==> flow/design.v <==
`timescale 1ns/1ns
module IF (
    input           clk,rst,sel,
    input   [31:0]  Shift_address,
    output  [31:0]  PC,
    output  [31:0]  PC_out);
    wire [31:0] PC1;
    assign PC_out = PC + 32'd1;
    mux2_1 mux (PC_out, Shift_address,sel,PC1);
    D_32 d1(PC1,PC,clk,rst);
endmodule
module IF_ID (
    input   [31:0]  in1,in2,
    input           clk,rst,flush,
    output  [31:0]  out1,out2);
    reg [31:0] instr;
    D_32 d1(in1,out1,clk,rst);
    always @ (posedge clk or posedge rst)
    begin
    if(rst==1)
    instr<=32'hFC000000;
    else if(flush)
    instr<=32'hFC000000;
    else
    instr<=in2;
    end
    assign out2 = instr;
endmodule
module ID (
    input       [31:0]  in1,WriteData,
    input               clk,rst,RegWrite,
    input       [4:0]   Destination,
    output      [31:0]  Data1,Data2,
    output      [31:0]  extend,
    output      [4:0]   Rd,Rs,Rt);
    assign extend = {{16{in1[15]}}, in1[15:0]};
    assign Rd = in1[15:11];
    assign Rs = in1[25:21];
    assign Rt = in1[20:16];
    RegFile File (clk,rst,RegWrite,in1[25:21],in1[20:16],Destination,WriteData,Data1,Data2);
endmodule
module control( Instruction, WB,MEM,EX);
    input [31:0] Instruction;
    output       MEM,WB;
    output [3:0] EX;
    reg     [1:0]   ALUOp;
    reg             ALUSrc,Branch,RegWrite,RegDst;
    always @(*) begin
        case(Instruction[31:26])
            6'b000000: begin
                ALUOp = 2'b10;
                ALUSrc = 0;
                Branch = 0;
                RegWrite = 1;
                RegDst = 1;
            end
            6'b000100: begin
                ALUOp = 2'b01;
                ALUSrc = 0;
                Branch = 1;
                RegWrite = 0;
                RegDst = 0;
            end
            6'b001000: begin
                ALUOp = 2'b00;
                ALUSrc = 1;
                Branch = 0;
                RegWrite = 1;
                RegDst = 0;
            end
            default: begin
                ALUOp = 2'b00;
                ALUSrc = 0;
                Branch = 0;
                RegWrite = 0;
                RegDst = 0;
            end
        endcase
    end
    assign WB = RegWrite;
    assign MEM = Branch;
    assign EX = {RegDst,ALUOp,ALUSrc};
endmodule
module RegFile(
    input           clk,reset,RegWrite,
    input   [4:0]   ReadReg1,ReadReg2,WriteReg,
    input   [31:0]  WriteData,
    output  [31:0]  ReadData1,ReadData2);
    wire [31:0] r[31:0];
    wire [31:0] enable;
    wire [31:0] out1,out2;
    genvar i;
    decoder d(WriteReg,enable);
    generate
    for(i=0;i<32;i=i+1) begin : regs
    dff_reg f(clk,reset,RegWrite & enable[i],WriteData,r[i]);
    end
    endgenerate
    assign out1 = r[ReadReg1];
    assign out2 = r[ReadReg2];
    assign ReadData1 = (RegWrite && WriteReg == ReadReg1) ? WriteData : out1;
    assign ReadData2 = (RegWrite && WriteReg == ReadReg2) ? WriteData : out2;
endmodule
module ID_EX (
    input   [31:0]  in1, in2, in3, in4,
    input   [4:0]   in5,in6,in7,
    input   [3:0]   ex_in,
    input           clk,rst,flush,mem_in,wb_in,
    output  [4:0]   Rd,Rs,Rt,
    output  [31:0]  A,B,Address,extend,
    output          mem_out,wb_out,ALUSrc,RegDst,
    output  [1:0]   ALUOp);
    D_32 d1(in1,A,clk,rst);
    D_32 d2(in2,B,clk,rst);
    D_32 d3(in3,Address,clk,rst);
    D_32 d4(in4,extend,clk,rst);
    D_5 d5(in5,Rd,clk,rst);
    D_5 d6(in6,Rs,clk,rst);
    D_5 d7(in7,Rt,clk,rst);
    d_ff     ff1     (.clk(clk),.rst(rst),.d(wb_in & ~flush),.q(wb_out));
    d_ff     ff3     (.clk(clk),.rst(rst),.d(mem_in & ~flush),.q(mem_out));
    d_ff     ff6     (.clk(clk),.rst(rst),.d(ex_in[0]),.q(ALUSrc));
    d_ff     ff8     (.clk(clk),.rst(rst),.d(ex_in[1]),.q(ALUOp[0]));
    d_ff     ff9     (.clk(clk),.rst(rst),.d(ex_in[2]),.q(ALUOp[1]));
    d_ff     ff10    (.clk(clk),.rst(rst),.d(ex_in[3]),.q(RegDst));
endmodule
module EX(
    input   [31:0]  pc,extended,reg1,reg2,data,wbdata,
    input           ALUSrc,RegDst,
    input   [1:0]   ALUOp,
    input   [4:0]   Rd,Rt,
    input   [1:0]   A,B,
    output  [31:0]  pc_in,alu_result,
    output  [4:0]   dst,
    output          zero);
    wire [31:0] ALUIn1,ALUIn2,ALUIn2_temp;
    wire op0,op1,op2;
    bit32ADD pc_add      (.in1(pc),.in2(extended<<2),.out(pc_in));
    mux2_1   mux_alu     (.in1(ALUIn2_temp),.in2(extended),.sel(ALUSrc),.out(ALUIn2));
    mux3_1   mux_alu_2   (.in1(reg2),.in2(data),.in3(wbdata),.sel(B),.out(ALUIn2_temp));
    mux3_1   mux_alu_1   (.in1(reg1),.in2(data),.in3(wbdata),.sel(A),.out(ALUIn1));
    MyALU    alu         (.in1(ALUIn1),.in2(ALUIn2),.op({op0|op2,op1}),.alu_result(alu_result),.zero(zero));
    ALU_ctrl ctrl        (.func(extended[5:0]),.alu_op0(ALUOp[0]),.alu_op1(ALUOp[1]),.op({op2,op1,op0}));
    assign dst = RegDst ? Rd : Rt;
endmodule
module MyALU(
    input [31:0] in1,in2,
    input [1:0] op,
    output [31:0] alu_result,
    output zero);
    wire [31:0] and_wire, or_wire, add_wire, sub_wire;
    bit32AND  and_op    (.in1(in1),.in2(in2),.out(and_wire));
    bit32OR   or_op     (.in1(in1),.in2(in2),.out(or_wire));
    bit32ADD  add_op    (.in1(in1),.in2(in2),.out(add_wire));
    bit32SUB  sub_op    (.in1(in1),.in2(in2),.out(sub_wire));
    bit32_4to1mux mux (.in1(and_wire),.in2(add_wire),.in3(or_wire),.in4(sub_wire),.sel(op),.out(alu_result));
    assign zero = (alu_result == 32'b0);
endmodule
module ALU_ctrl (func,alu_op0,alu_op1,op);
    input alu_op0,alu_op1;
    input [5:0] func;
    output [2:0] op;
    assign op[0] = (~alu_op1 & alu_op0) | (alu_op1 & func[1]);
    assign op[1] = (~func[2]) | (~alu_op1);
    assign op[2] = (func[1] & alu_op1) | alu_op0;
endmodule
module EX_MEM(
    input   [31:0]  pc_in,alu_result_in,
    input   [4:0]   dstreg_in,
    input           zero_in,clk,rst,flush,wb_in,mem_in,
    output  [31:0]  pc_out,alu_result_out,
    output  [4:0]   dstreg_out,
    output          zero_out,mem_out,wb_out);
    D_32   pc_reg              (.in(pc_in),.clk(clk),.rst(rst),.out(pc_out));
    D_32   alu_result_reg      (.in(alu_result_in),.clk(clk),.rst(rst),.out(alu_result_out));
    D_5    dstreg_reg          (.in(dstreg_in),.clk(clk),.rst(rst),.out(dstreg_out));
    d_ff   zero_reg            (.d(zero_in),.clk(clk),.rst(rst),.q(zero_out));
    d_ff   RegWrite_reg        (.d(wb_in & ~flush),.clk(clk),.rst(rst),.q(wb_out));
    d_ff   branch_reg          (.d(mem_in & ~flush),.clk(clk),.rst(rst),.q(mem_out));
endmodule
module MEM(
    input           branch,zero,
    output          PCSrc);
    and     g1          (PCSrc,branch,zero);
endmodule
module MEM_WB(
    input   [31:0]  alu_result_in,
    input   [4:0]   dstreg_in,
    input           clk,rst,wb_in,
    output  [31:0]  alu_result_out,
    output  [4:0]   dstreg_out,
    output          RegWrite);
    D_32   alu_result  (.in(alu_result_in),.clk(clk),.rst(rst),.out(alu_result_out));
    D_5    dstreg_reg  (.in(dstreg_in),.clk(clk),.rst(rst),.out(dstreg_out));
    d_ff   wb_reg      (.d(wb_in),.clk(clk),.rst(rst),.q(RegWrite));
endmodule
module WB(
    input   [31:0]  alu_result,
    output  [31:0]  write_data);
    assign write_data = alu_result;
endmodule
module hazard(input [4:0] Rs,Rt,Rd_mem,Rd_wb,
    input wb_mem,wb_wb,
    output reg [1:0] A,B);
    always @(*) begin
        if (wb_mem && Rs == Rd_mem)     A = 2'd1;
        else if (wb_wb && Rs == Rd_wb)  A = 2'd2;
        else                            A = 2'd0;
        if (wb_mem && Rt == Rd_mem)     B = 2'd1;
        else if (wb_wb && Rt == Rd_wb)  B = 2'd2;
        else                            B = 2'd0;
    end
endmodule
module mux2_1(in1,in2,sel,out);
    input [31:0] in1,in2;
    input sel;
    output reg [31:0]out;
    always @*
    begin
    case (sel)
    1'b0: out=in1;
    1'b1: out=in2;
    endcase
    end
endmodule
module mux3_1(in1,in2,in3,sel,out);
    input [31:0] in1,in2,in3;
    input [1:0] sel;
    output reg [31:0]out;
    always @*
    begin
    case (sel)
    2'd1: out=in2;
    2'd2: out=in3;
    default: out=in1;
    endcase
    end
endmodule
module bit32_4to1mux(
    output [31:0] out,
    input [31:0] in1,in2,in3,in4,
    input [1:0] sel);
    wire [31:0] out1,out2;
    mux2_1 mux1(.out(out1),.sel(sel[0]),.in1(in1),.in2(in2));
    mux2_1 mux2(.out(out2),.sel(sel[0]),.in1(in3),.in2(in4));
    mux2_1 mux3(.out(out),.sel(sel[1]),.in1(out1),.in2(out2));
endmodule
module bit32AND (
    output [31:0] out,
    input [31:0] in1,in2);
    assign {out}=in1 & in2;
endmodule
module bit32OR (
    output [31:0] out,
    input [31:0] in1,in2);
    assign {out}=in1 | in2;
endmodule
module bit32ADD (
    output [31:0] out,
    input [31:0] in1,in2);
    assign {out}=in1 + in2;
endmodule
module bit32SUB (
    output [31:0] out,
    input [31:0] in1,in2);
    assign {out}=in1 + (~in2) + 1;
endmodule
module d_ff(
    input d,clk,rst,
    output reg q);
    always @(posedge clk or posedge rst) begin
        if(rst)
            q <= 1'b0;
        else
            q <= d;
    end
endmodule
module D_32(in,out,clk,rst);
    input[31:0] in;
    input clk,rst;
    output reg [31:0] out;
    always @ (posedge clk or posedge rst)
    begin
    if(rst==1)
    out<=0;
    else
    out<=in;
    end
endmodule
module dff_reg(clk,rst,en,D,Q);
    input [31:0] D;
    input clk,rst,en;
    output reg [31:0]Q;
    always @(posedge clk or posedge rst)
    begin
    if(rst==1)
    Q<=32'd0;
    else if(en)
    Q<=D;
    end
endmodule
module D_5(in,out,clk,rst);
    input[4:0] in;
    input clk,rst;
    output reg [4:0] out;
    always @ (posedge clk or posedge rst)
    begin
    if(rst==1)
    out<=0;
    else
    out<=in;
    end
endmodule
module decoder(in,out);
    input [4:0] in;
    output [31:0] out;
    assign out = 32'd1 << in;
endmodule
module mips_top (
    input           clk,
    input           rst,
    output  [31:0]  imem_addr,
    input   [31:0]  imem_data,
    output          wb_en,
    output  [4:0]   wb_reg,
    output  [31:0]  wb_data);
    wire            flush;
    wire            PCSrc,RegWrite,ALUSrc,RegDst,zero_EXOut,zero_MEMIn,branch;
    wire    [1:0]   ALUOp;
    wire    [3:0]   EX_ctrl;
    wire            MEM_ctrl,MEM_ctrl1;
    wire            WB_ctrl,WB_ctrl1,WB_ctrl2;
    wire    [31:0]  Shift_address,WriteData;
    wire    [31:0]  Rs_IDOut,Rt_IDOut,Rs_EXIn,Rt_EXIn;
    wire    [31:0]  extended_IDOut,extended_EXIn;
    wire    [31:0]  instr_IDIn;
    wire    [31:0]  PC_IFOut,PC_IDIn,PC_EXIn,PC_EXOut;
    wire    [31:0]  ALUResult_EXOut,ALUResult_MEMIn,ALUResult_WBIn;
    wire    [1:0]   a,b;
    wire    [4:0]   WriteReg,Rs_out,Rt_out,Rd_addr_IDOut,Rs_Addr_ID_out,Rt_Addr_ID_out,Rd_addr_EXIn,Dst_EXOut,Rd_addr_MEMIn;
    IF      fetch   (.clk(clk),.rst(rst),.sel(PCSrc),.Shift_address(Shift_address),.PC_out(PC_IFOut),.PC(imem_addr));
    IF_ID   if_id   (.clk(clk),.rst(rst),.flush(flush),.in1(PC_IFOut),.in2(imem_data),.out1(PC_IDIn),.out2(instr_IDIn));
    ID      decode  (.clk(clk),.rst(rst),.in1(instr_IDIn),.WriteData(WriteData),.RegWrite(RegWrite),
                     .Destination(WriteReg),.Data1(Rs_IDOut),.Data2(Rt_IDOut),.extend(extended_IDOut),
                     .Rd(Rd_addr_IDOut),.Rs(Rs_out),.Rt(Rt_out));
    control ctrl    (.Instruction(instr_IDIn),.EX(EX_ctrl),.MEM(MEM_ctrl),.WB(WB_ctrl));
    ID_EX   id_ex   (.clk(clk),.rst(rst),.flush(flush),.in1(Rs_IDOut),.in2(Rt_IDOut),.in3(PC_IDIn),.in4(extended_IDOut),
                     .in5(Rd_addr_IDOut),.in6(Rs_out),.in7(Rt_out),.ex_in(EX_ctrl),.mem_in(MEM_ctrl),.wb_in(WB_ctrl),
                     .Rd(Rd_addr_EXIn),.A(Rs_EXIn),.B(Rt_EXIn),.Address(PC_EXIn),.extend(extended_EXIn),
                     .wb_out(WB_ctrl1),.mem_out(MEM_ctrl1),.ALUSrc(ALUSrc),.RegDst(RegDst),.ALUOp(ALUOp),
                     .Rs(Rs_Addr_ID_out),.Rt(Rt_Addr_ID_out));
    EX      execute (.pc(PC_EXIn),.extended(extended_EXIn),.reg1(Rs_EXIn),.reg2(Rt_EXIn),.ALUSrc(ALUSrc),.RegDst(RegDst),
                     .ALUOp(ALUOp),.Rd(Rd_addr_EXIn),.Rt(Rt_Addr_ID_out),.dst(Dst_EXOut),
                     .pc_in(PC_EXOut),.alu_result(ALUResult_EXOut),.zero(zero_EXOut),
                     .data(ALUResult_MEMIn),.wbdata(WriteData),.A(a),.B(b));
    EX_MEM  ex_mem  (.clk(clk),.rst(rst),.flush(flush),.pc_in(PC_EXOut),.alu_result_in(ALUResult_EXOut),.dstreg_in(Dst_EXOut),
                     .zero_in(zero_EXOut),.wb_in(WB_ctrl1),.mem_in(MEM_ctrl1),.pc_out(Shift_address),
                     .alu_result_out(ALUResult_MEMIn),.dstreg_out(Rd_addr_MEMIn),.zero_out(zero_MEMIn),.mem_out(branch),
                     .wb_out(WB_ctrl2));
    MEM     mem     (.PCSrc(PCSrc),.branch(branch),.zero(zero_MEMIn));
    MEM_WB  mem_wb  (.clk(clk),.rst(rst),.alu_result_in(ALUResult_MEMIn),.dstreg_in(Rd_addr_MEMIn),.wb_in(WB_ctrl2),
                     .alu_result_out(ALUResult_WBIn),.dstreg_out(WriteReg),.RegWrite(RegWrite));
    WB      WriteBack (.alu_result(ALUResult_WBIn),.write_data(WriteData));
    hazard  hz      (.Rs(Rs_Addr_ID_out),.Rt(Rt_Addr_ID_out),.Rd_mem(Rd_addr_MEMIn),.Rd_wb(WriteReg),
                     .wb_mem(WB_ctrl2),.wb_wb(RegWrite),.A(a),.B(b));
    assign flush = PCSrc;
    assign wb_en   = RegWrite;
    assign wb_reg  = WriteReg;
    assign wb_data = WriteData;
endmodule
==> reports on mips_top <==
Reports on mips_top
Each step is given for the RTL above and for the edited RTL.
"original" refers to lines of the RTL above, "edited" to lines of the edited file.
"difference" is "edited" less "original", of the values as shown; "rel. change" is that difference over "original", in percent.
Operators: Yosys type, input widths -> output width; for muxes data width and select width s.
Cell names lack the library's common part.
A cell with - has no value.

set-up
  top module = mips_top
  clock port = clk
  standard-cell library = sky130hd
  timing corner = tt_025C_1v80

Edit of the RTL
The edit as a unified diff against the file above.
A script made this edit. It changes what the design does and was not meant as an optimisation.

begin of diff
@@ -304,11 +304,5 @@
     input clk,rst;
     output reg [4:0] out;
-    always @ (posedge clk or posedge rst)
-    begin
-    if(rst==1)
-    out<=0;
-    else
-    out<=in;
-    end
+    always @(*) out = in;
 endmodule
 module decoder(in,out);
end of diff

Word-level counts
Yosys after proc, flatten, opt, wreduce and memory -nomap, before mapping. Enables and synchronous resets that opt folds into registers are not counted as muxes. Print and check cells are not counted.

operators by class
  item                           original  edited  difference  rel. change (%)
  add/sub/neg operators          5         5       0           0.00
  equality and inequality tests  74        72      -2          -2.70
  shifts and indexed selects     1         1       0           0.00
  multiplexer cells              22        22      0           0.00
  bitwise logic cells            52        52      0           0.00
  reduce/logical cells           11        11      0           0.00

operators by type and width
  cell                   original  edited  difference  rel. change (%)
  $eq 5x5->1             6         4       -2          -33.33
  $and 1x1->1            39        39      0           0.00
  $eq 5x5->1 const B     32        32      0           0.00
  $eq 5x4->1 const B     16        16      0           0.00
  $eq 5x3->1 const B     8         8       0           0.00
  $pmux 32 s2            7         7       0           0.00
  $logic_and 1x1->1      6         6       0           0.00
  $not 1->1              6         6       0           0.00
  $eq 5x2->1 const B     4         4       0           0.00
  $mux 1                 4         4       0           0.00
  $mux 2                 4         4       0           0.00
  $or 1x1->1             4         4       0           0.00
  $add 32x32->32         3         3       0           0.00
  $mux 32                3         3       0           0.00
  $add 32x1->32 const B  2         2       0           0.00
  $eq 2x1->1 const B     2         2       0           0.00
  $eq 2x2->1 const B     2         2       0           0.00
  $eq 5x1->1 const B     2         2       0           0.00
  $logic_not 5->1        2         2       0           0.00
  $pmux 32 s32           2         2       0           0.00
  $and 32x32->32         1         1       0           0.00
  $eq 6x3->1 const B     1         1       0           0.00
  $eq 6x4->1 const B     1         1       0           0.00
  $logic_not 32->1       1         1       0           0.00
  $logic_not 6->1        1         1       0           0.00
  $mux 5                 1         1       0           0.00
  $not 32->32            1         1       0           0.00
  $or 32x32->32          1         1       0           0.00

Not every row of either side is listed.

storage and ports
  item                         original  edited  difference  rel. change (%)
  flip-flop bits (word level)  1,363     1,338   -25         -1.83
  input bits                   34        34      0           0.00
  output and inout port bits   70        70      0           0.00
  word-level cells             222       215     -7          -3.15

Depth
Longest topological path by Yosys (ltp), each cell counted once; first at word level (registers and memories cut), then after technology mapping (sequential cells cut; the memories' decode and read muxes count).

depth
  item                           original  edited  difference  rel. change (%)
  word-level depth               13        14      +1          +7.69
  ABC_AREA                       0         0       -           -
  gate-level depth with buffers  25        25      0           0.00
  mapped depth without buffers   20        22      +2          +10.00

Netlist
The flow's flattened synthesis, as Yosys stat reports it; memories are mapped. The netlist is that of the ABC_AREA named above (0 if unset); the other value can give another one.

mapped netlist
  item                            original   edited     difference  rel. change (%)
  standard cells after synthesis  5,808      5,863      +55         +0.95
  synthesis area (mm²)            0.0680916  0.0674021  -0.0006895  -1.01
  sequential area (mm²)           0.0339901  0.0334896  -0.0005005  -1.47
  mapped flip-flops               1,358      1,338      -20         -1.47
  buffers                         543        497        -46         -8.47

cells by type
  cell      original  edited  difference  rel. change (%)
  mux2i_1   70        14      -56         -80.00
  buf_1     82        28      -54         -65.85
  a211oi_1  64        10      -54         -84.38
  nor2_1    227       279     +52         +22.91
  nand2_1   181       228     +47         +25.97
  a21oi_1   166       208     +42         +25.30
  o21ai_0   142       176     +34         +23.94
  a221o_1   3         36      +33         +1,100.00
  o32ai_1   64        36      -28         -43.75
  nor3_1    26        52      +26         +100.00
  dfrtp_1   1,352     1,332   -20         -1.48
  nor2b_1   7         24      +17         +242.86
  xor2_1    41        25      -16         -39.02
  o221ai_1  4         20      +16         +400.00
  nand3_1   93        108     +15         +16.13
  and2_1    42        54      +12         +28.57
  o211ai_1  14        25      +11         +78.57
  a22oi_1   322       332     +10         +3.11

Not every row of either side is listed.
By module: a second synthesis without flattening, with its own total; a netlist apart from the flattened one above.

second synthesis, totals
  item                                           original   edited     difference  rel. change (%)
  cells (unflattened synthesis)                  6,303      6,298      -5          -0.08
  area total of the unflattened synthesis (mm²)  0.0783589  0.0779022  -0.0004567  -0.58

Rows give one instance, submodules left out.

by module, original
  module    times used  cells  area (mm²)  seq. area (mm²)
  dff_reg   32          69     0.0013488   0.0008008
  RegFile   1           2,255  0.0147454   0
  D_32      9           33     0.0008045   0.0008008
  bit32ADD  2           202    0.0014989   0
  mux2_1    5           36     0.0005443   0
  bit32SUB  1           264    0.001848    0
  mux3_1    2           113    0.0006369   0
  IF_ID     1           68     0.0010335   0.0008083
  IF        1           96     0.0006844   0
  D_5       5           6      0.0001289   0.0001251
  ID        1           47     0.0003528   0
  d_ff      10          2      0.0000288   0.000025
  hazard    1           30     0.0002502   0
  WB        1           32     0.0002402   0

original: Further modules, not shown: 13.

by module, edited
  module    times used  cells  area (mm²)  seq. area (mm²)
  dff_reg   32          69     0.0013488   0.0008008
  RegFile   1           2,255  0.0147454   0
  D_32      9           33     0.0008045   0.0008008
  bit32ADD  2           202    0.0014989   0
  mux2_1    5           36     0.0005443   0
  bit32SUB  1           264    0.001848    0
  mux3_1    2           113    0.0006369   0
  IF_ID     1           68     0.0010335   0.0008083
  IF        1           96     0.0006844   0
  ID        1           47     0.0003528   0
  d_ff      10          2      0.0000288   0.000025
  hazard    1           30     0.0002502   0
  WB        1           32     0.0002402   0
  decoder   1           47     0.000214    0

edited: Further modules, not shown: 13.

Timing after synthesis
Source: OpenSTA report_checks on the synthesized netlist (no wires, ideal clock, input and output delay 20% of the period each), path of least setup slack; recovery checks are left aside. Register names are those of the netlist, which keeps one name where synthesis merged equal registers.

path after synthesis
  item                               original                           edited                      difference  rel. change (%)
  path kind                          reg-to-reg                         reg-to-reg                  -           -
  start point                        register mem_wb.dstreg_reg.out[2]  register if_id.instr[17]    -           -
  end point                          register ex_mem.zero_reg.q         register ex_mem.zero_reg.q  -           -
  period (ns)                        8.0                                8.0                         0.0         0.00
  setup time (ns)                    0.096                              0.096                       0.000       -
  launch time at the first pin (ns)  0.000                              0.000                       0.000       -
  arrival (ns)                       5.795                              5.279                       -0.516      -8.90
  required time (ns)                 7.904                              7.904                       0.000       0.00
  path slack (ns)                    2.110                              2.625                       +0.515      -
  path delay (ns)                    5.891                              5.375                       -0.516      -8.76
  stages                             25                                 24                          -1          -4.00
  buffers on the path                4                                  4                           0           0.00
  synthesis period reached (ns)      5.89                               5.375                       -0.515      -8.74

"path delay" is the arrival time less input delay plus setup time.
"stages" counts driving pins, that of a launching flip-flop among them; a cell with two outputs on the path counts twice.
"synthesis period reached" = period - worst setup slack (recovery checks aside). The figure is calculated, with input and output delays left at 20% of the set period.
The rows between start and end are the longest chain of elaborated cells between them; the timing report does not say that the signal goes this way. Where chains are equally long, one stands for them.
A line is the first line of the expression or statement that the cell stems from. Yosys adds cells for indexed reads and writes and turns some case tables into memories.
At most two assigning lines are given for a register; there are more.

on the way, after synthesis, original
  path through = dfrtp_1 -> clkbuf_1 -> clkbuf_1 -> xor2_1 -> nor4_1 -> and3_1 -> clkbuf_1 -> buf_1 -> mux2i_1 -> o21ai_0 -> inv_1 -> ha_1 -> ha_1 -> or2_1 -> a311oi_2 -> nor4b_4 -> nor2_4 -> o41ai_2 -> o211ai_1 -> a31oi_1 -> or4_1 -> or4_1 -> nor4_1 -> nand4b_1 -> nor4_2
  length of the longest elaborated chain = 13
  elaborated cells between the ends (all ways) = 25
  RTL lines with such cells = 11
  classes of those cells = add/sub (3); eq/ne (6); mux (10); logic (3); reduce/logical (3)

ends and longest elaborated chain, after synthesis, original
  item                RTL line  source
  start: declaration  305       output reg [4:0] out;
  start: assignment   309       out<=0;
  start: assignment   311       out<=in;
  $eq 5x5->1          210       else if (wb_wb && Rt == Rd_wb)  B = 2'd2;
  $logic_and 1x1->1   210
  $mux 2              210
  $mux 2              209       if (wb_mem && Rt == Rd_mem)     B = 2'd1;
  $eq 2x2->1          232       case (sel)
  $pmux 32 s2         232
  $pmux 32 s2         220       case (sel)
  $not 32->32         266       assign {out}=in1 + (~in2) + 1;
  $add 32x32->32      266
  $add 32x1->32       266
  $pmux 32 s2 x2      220
  $logic_not 32->1    157       assign zero = (alu_result == 32'b0);
  end: assignment     273       q <= 1'b0;
  end: assignment     275       q <= d;
  end: declaration    270       output reg q);

Some nets on the timed path still bear RTL names; the line given drives or declares the net.

named nets, after synthesis, original
  signal               RTL line
  ALUResult_EXOut[12]  220

on the way, after synthesis, edited
  path through = dfrtp_1 -> clkbuf_1 -> xnor2_1 -> nand2_1 -> o41a_1 -> clkbuf_1 -> nor2_1 -> clkbuf_1 -> nor2_1 -> clkbuf_1 -> a221oi_1 -> nand2_1 -> o21ai_0 -> ha_1 -> or4_1 -> o32a_2 -> o211a_1 -> o21ai_1 -> a311oi_1 -> or4b_1 -> mux2i_1 -> a311oi_1 -> o211ai_1 -> nor4_2
  length of the longest elaborated chain = 14
  elaborated cells between the ends (all ways) = 28
  classes of those cells = add/sub (3); eq/ne (6); mux (11); logic (3); reduce/logical (5)

ends and longest elaborated chain, after synthesis, edited
  item                RTL line  source
  start: declaration  16        reg [31:0] instr;
  start: assignment   21        instr<=32'hFC000000;
  start: assignment   25        instr<=in2;
  $mux 5              144       assign dst = RegDst ? Rd : Rt;
  $eq 5x5->1          210       else if (wb_wb && Rt == Rd_wb)  B = 2'd2;
  $logic_and 1x1->1   210
  $mux 2              210
  $mux 2              209       if (wb_mem && Rt == Rd_mem)     B = 2'd1;
  $eq 2x2->1          232       case (sel)
  $pmux 32 s2         232
  $pmux 32 s2         220       case (sel)
  $not 32->32         266       assign {out}=in1 + (~in2) + 1;
  $add 32x32->32      266
  $add 32x1->32       266
  $pmux 32 s2 x2      220
  $logic_not 32->1    157       assign zero = (alu_result == 32'b0);
  end: assignment     273       q <= 1'b0;
  end: assignment     275       q <= d;
  end: declaration    270       output reg q);

Timing after layout
Path of least setup slack in the final report of the runs of set A (OpenROAD, finished layout, wires in). Where an end is a register, its clock arrival counts in the times.

path after layout
  item                               original                           edited                      difference  rel. change (%)
  path kind                          reg-to-reg                         reg-to-reg                  -           -
  start point                        register mem_wb.dstreg_reg.out[4]  register id_ex.ff10.q       -           -
  end point                          register ex_mem.zero_reg.q         register ex_mem.zero_reg.q  -           -
  period (ns)                        6.77                               6.77                        0.00        0.00
  setup time (ns)                    0.13                               0.09                        -0.04       -
  launch time at the first pin (ns)  0.81                               0.84                        +0.03       +3.70
  arrival (ns)                       6.84                               7.19                        +0.35       +5.12
  required time (ns)                 7.43                               7.51                        +0.08       +1.08
  path slack (ns)                    0.59                               0.32                        -0.27       -
  stages                             21                                 22                          +1          +4.76
  buffers on the path                2                                  2                           0           0.00

The rows between start and end are the longest chain of elaborated cells between them; the timing report does not say that the signal goes this way. Where chains are equally long, one stands for them.

on the way, after layout, original
  path through = dfrtp_1 -> buf_4 -> xor2_1 -> nor4_1 -> and3_2 -> buf_4 -> mux2i_1 -> a211oi_1 -> a21oi_1 -> ha_1 -> inv_1 -> a21oi_1 -> o31ai_1 -> a221oi_1 -> a21oi_1 -> a311oi_1 -> o21ai_0 -> a2111oi_0 -> o22ai_1 -> nand4bb_1 -> nor4_2
  length of the longest elaborated chain = 13
  elaborated cells between the ends (all ways) = 25
  RTL lines with such cells = 11
  classes of those cells = add/sub (3); eq/ne (6); mux (10); logic (3); reduce/logical (3)

ends and longest elaborated chain, after layout, original
  item                RTL line  source
  start: declaration  305       output reg [4:0] out;
  start: assignment   309       out<=0;
  start: assignment   311       out<=in;
  $eq 5x5->1          210       else if (wb_wb && Rt == Rd_wb)  B = 2'd2;
  $logic_and 1x1->1   210
  $mux 2              210
  $mux 2              209       if (wb_mem && Rt == Rd_mem)     B = 2'd1;
  $eq 2x2->1          232       case (sel)
  $pmux 32 s2         232
  $pmux 32 s2         220       case (sel)
  $not 32->32         266       assign {out}=in1 + (~in2) + 1;
  $add 32x32->32      266
  $add 32x1->32       266
  $pmux 32 s2 x2      220
  $logic_not 32->1    157       assign zero = (alu_result == 32'b0);
  end: assignment     273       q <= 1'b0;
  end: assignment     275       q <= d;
  end: declaration    270       output reg q);

on the way, after layout, edited
  path through = dfrtp_1 -> mux2i_1 -> xnor2_1 -> nor3_1 -> nand3_4 -> nor2_4 -> buf_4 -> nand2_1 -> a21oi_1 -> a221o_1 -> ha_1 -> a21oi_1 -> nand2_1 -> a2111oi_0 -> nor2_1 -> or3b_2 -> o21ai_0 -> nor4_1 -> buf_4 -> nor4b_1 -> o211ai_1 -> nor4_2
  length of the longest elaborated chain = 14
  elaborated cells between the ends (all ways) = 28
  classes of those cells = add/sub (3); eq/ne (6); mux (11); logic (3); reduce/logical (5)

ends and longest elaborated chain, after layout, edited
  item                RTL line  source
  start: declaration  270       output reg q);
  start: assignment   273       q <= 1'b0;
  start: assignment   275       q <= d;
  $mux 5              144       assign dst = RegDst ? Rd : Rt;
  $eq 5x5->1          210       else if (wb_wb && Rt == Rd_wb)  B = 2'd2;
  $logic_and 1x1->1   210
  $mux 2              210
  $mux 2              209       if (wb_mem && Rt == Rd_mem)     B = 2'd1;
  $eq 2x2->1          232       case (sel)
  $pmux 32 s2         232
  $pmux 32 s2         220       case (sel)
  $not 32->32         266       assign {out}=in1 + (~in2) + 1;
  $add 32x32->32      266
  $add 32x1->32       266
  $pmux 32 s2 x2      220
  $logic_not 32->1    157       assign zero = (alu_result == 32'b0);
  end: assignment     273
  end: assignment     275
  end: declaration    270

Some nets on the timed path still bear RTL names; the line given drives or declares the net.

named nets, after layout, edited
  signal               RTL line
  ALUResult_EXOut[25]  220

Layout results
Runs of the flow (Yosys, OpenROAD) on both versions; the two runs of a pair have the same settings. The constraints put input and output delay at 20% of the set period each and load the outputs with 0.01 pF.

settings, set A
  CORE_UTILIZATION = 40
  PLACE_DENSITY = 0.6
  period_ns = 6.77
  CAP_MARGIN = 20
  CORE_MARGIN = 2
  SLEW_MARGIN = 20

measured results, set A
  item                                   original   edited     difference  rel. change (%)
  area of the synthesized netlist (mm²)  0.0680916  0.0674021  -0.0006895  -1.01
  area inside the die boundary (mm²)     0.173547   0.171806   -0.001741   -1.00
  utilization in the final report (%)    45.7       46.2       +0.5        -
  setup slack of the critical path (ns)  0.587      0.322      -0.265      -
  setup TNS (ns)                         0.000      0.000      0.000       -
  lowest hold slack (ns)                 0.341      0.344      +0.003      -
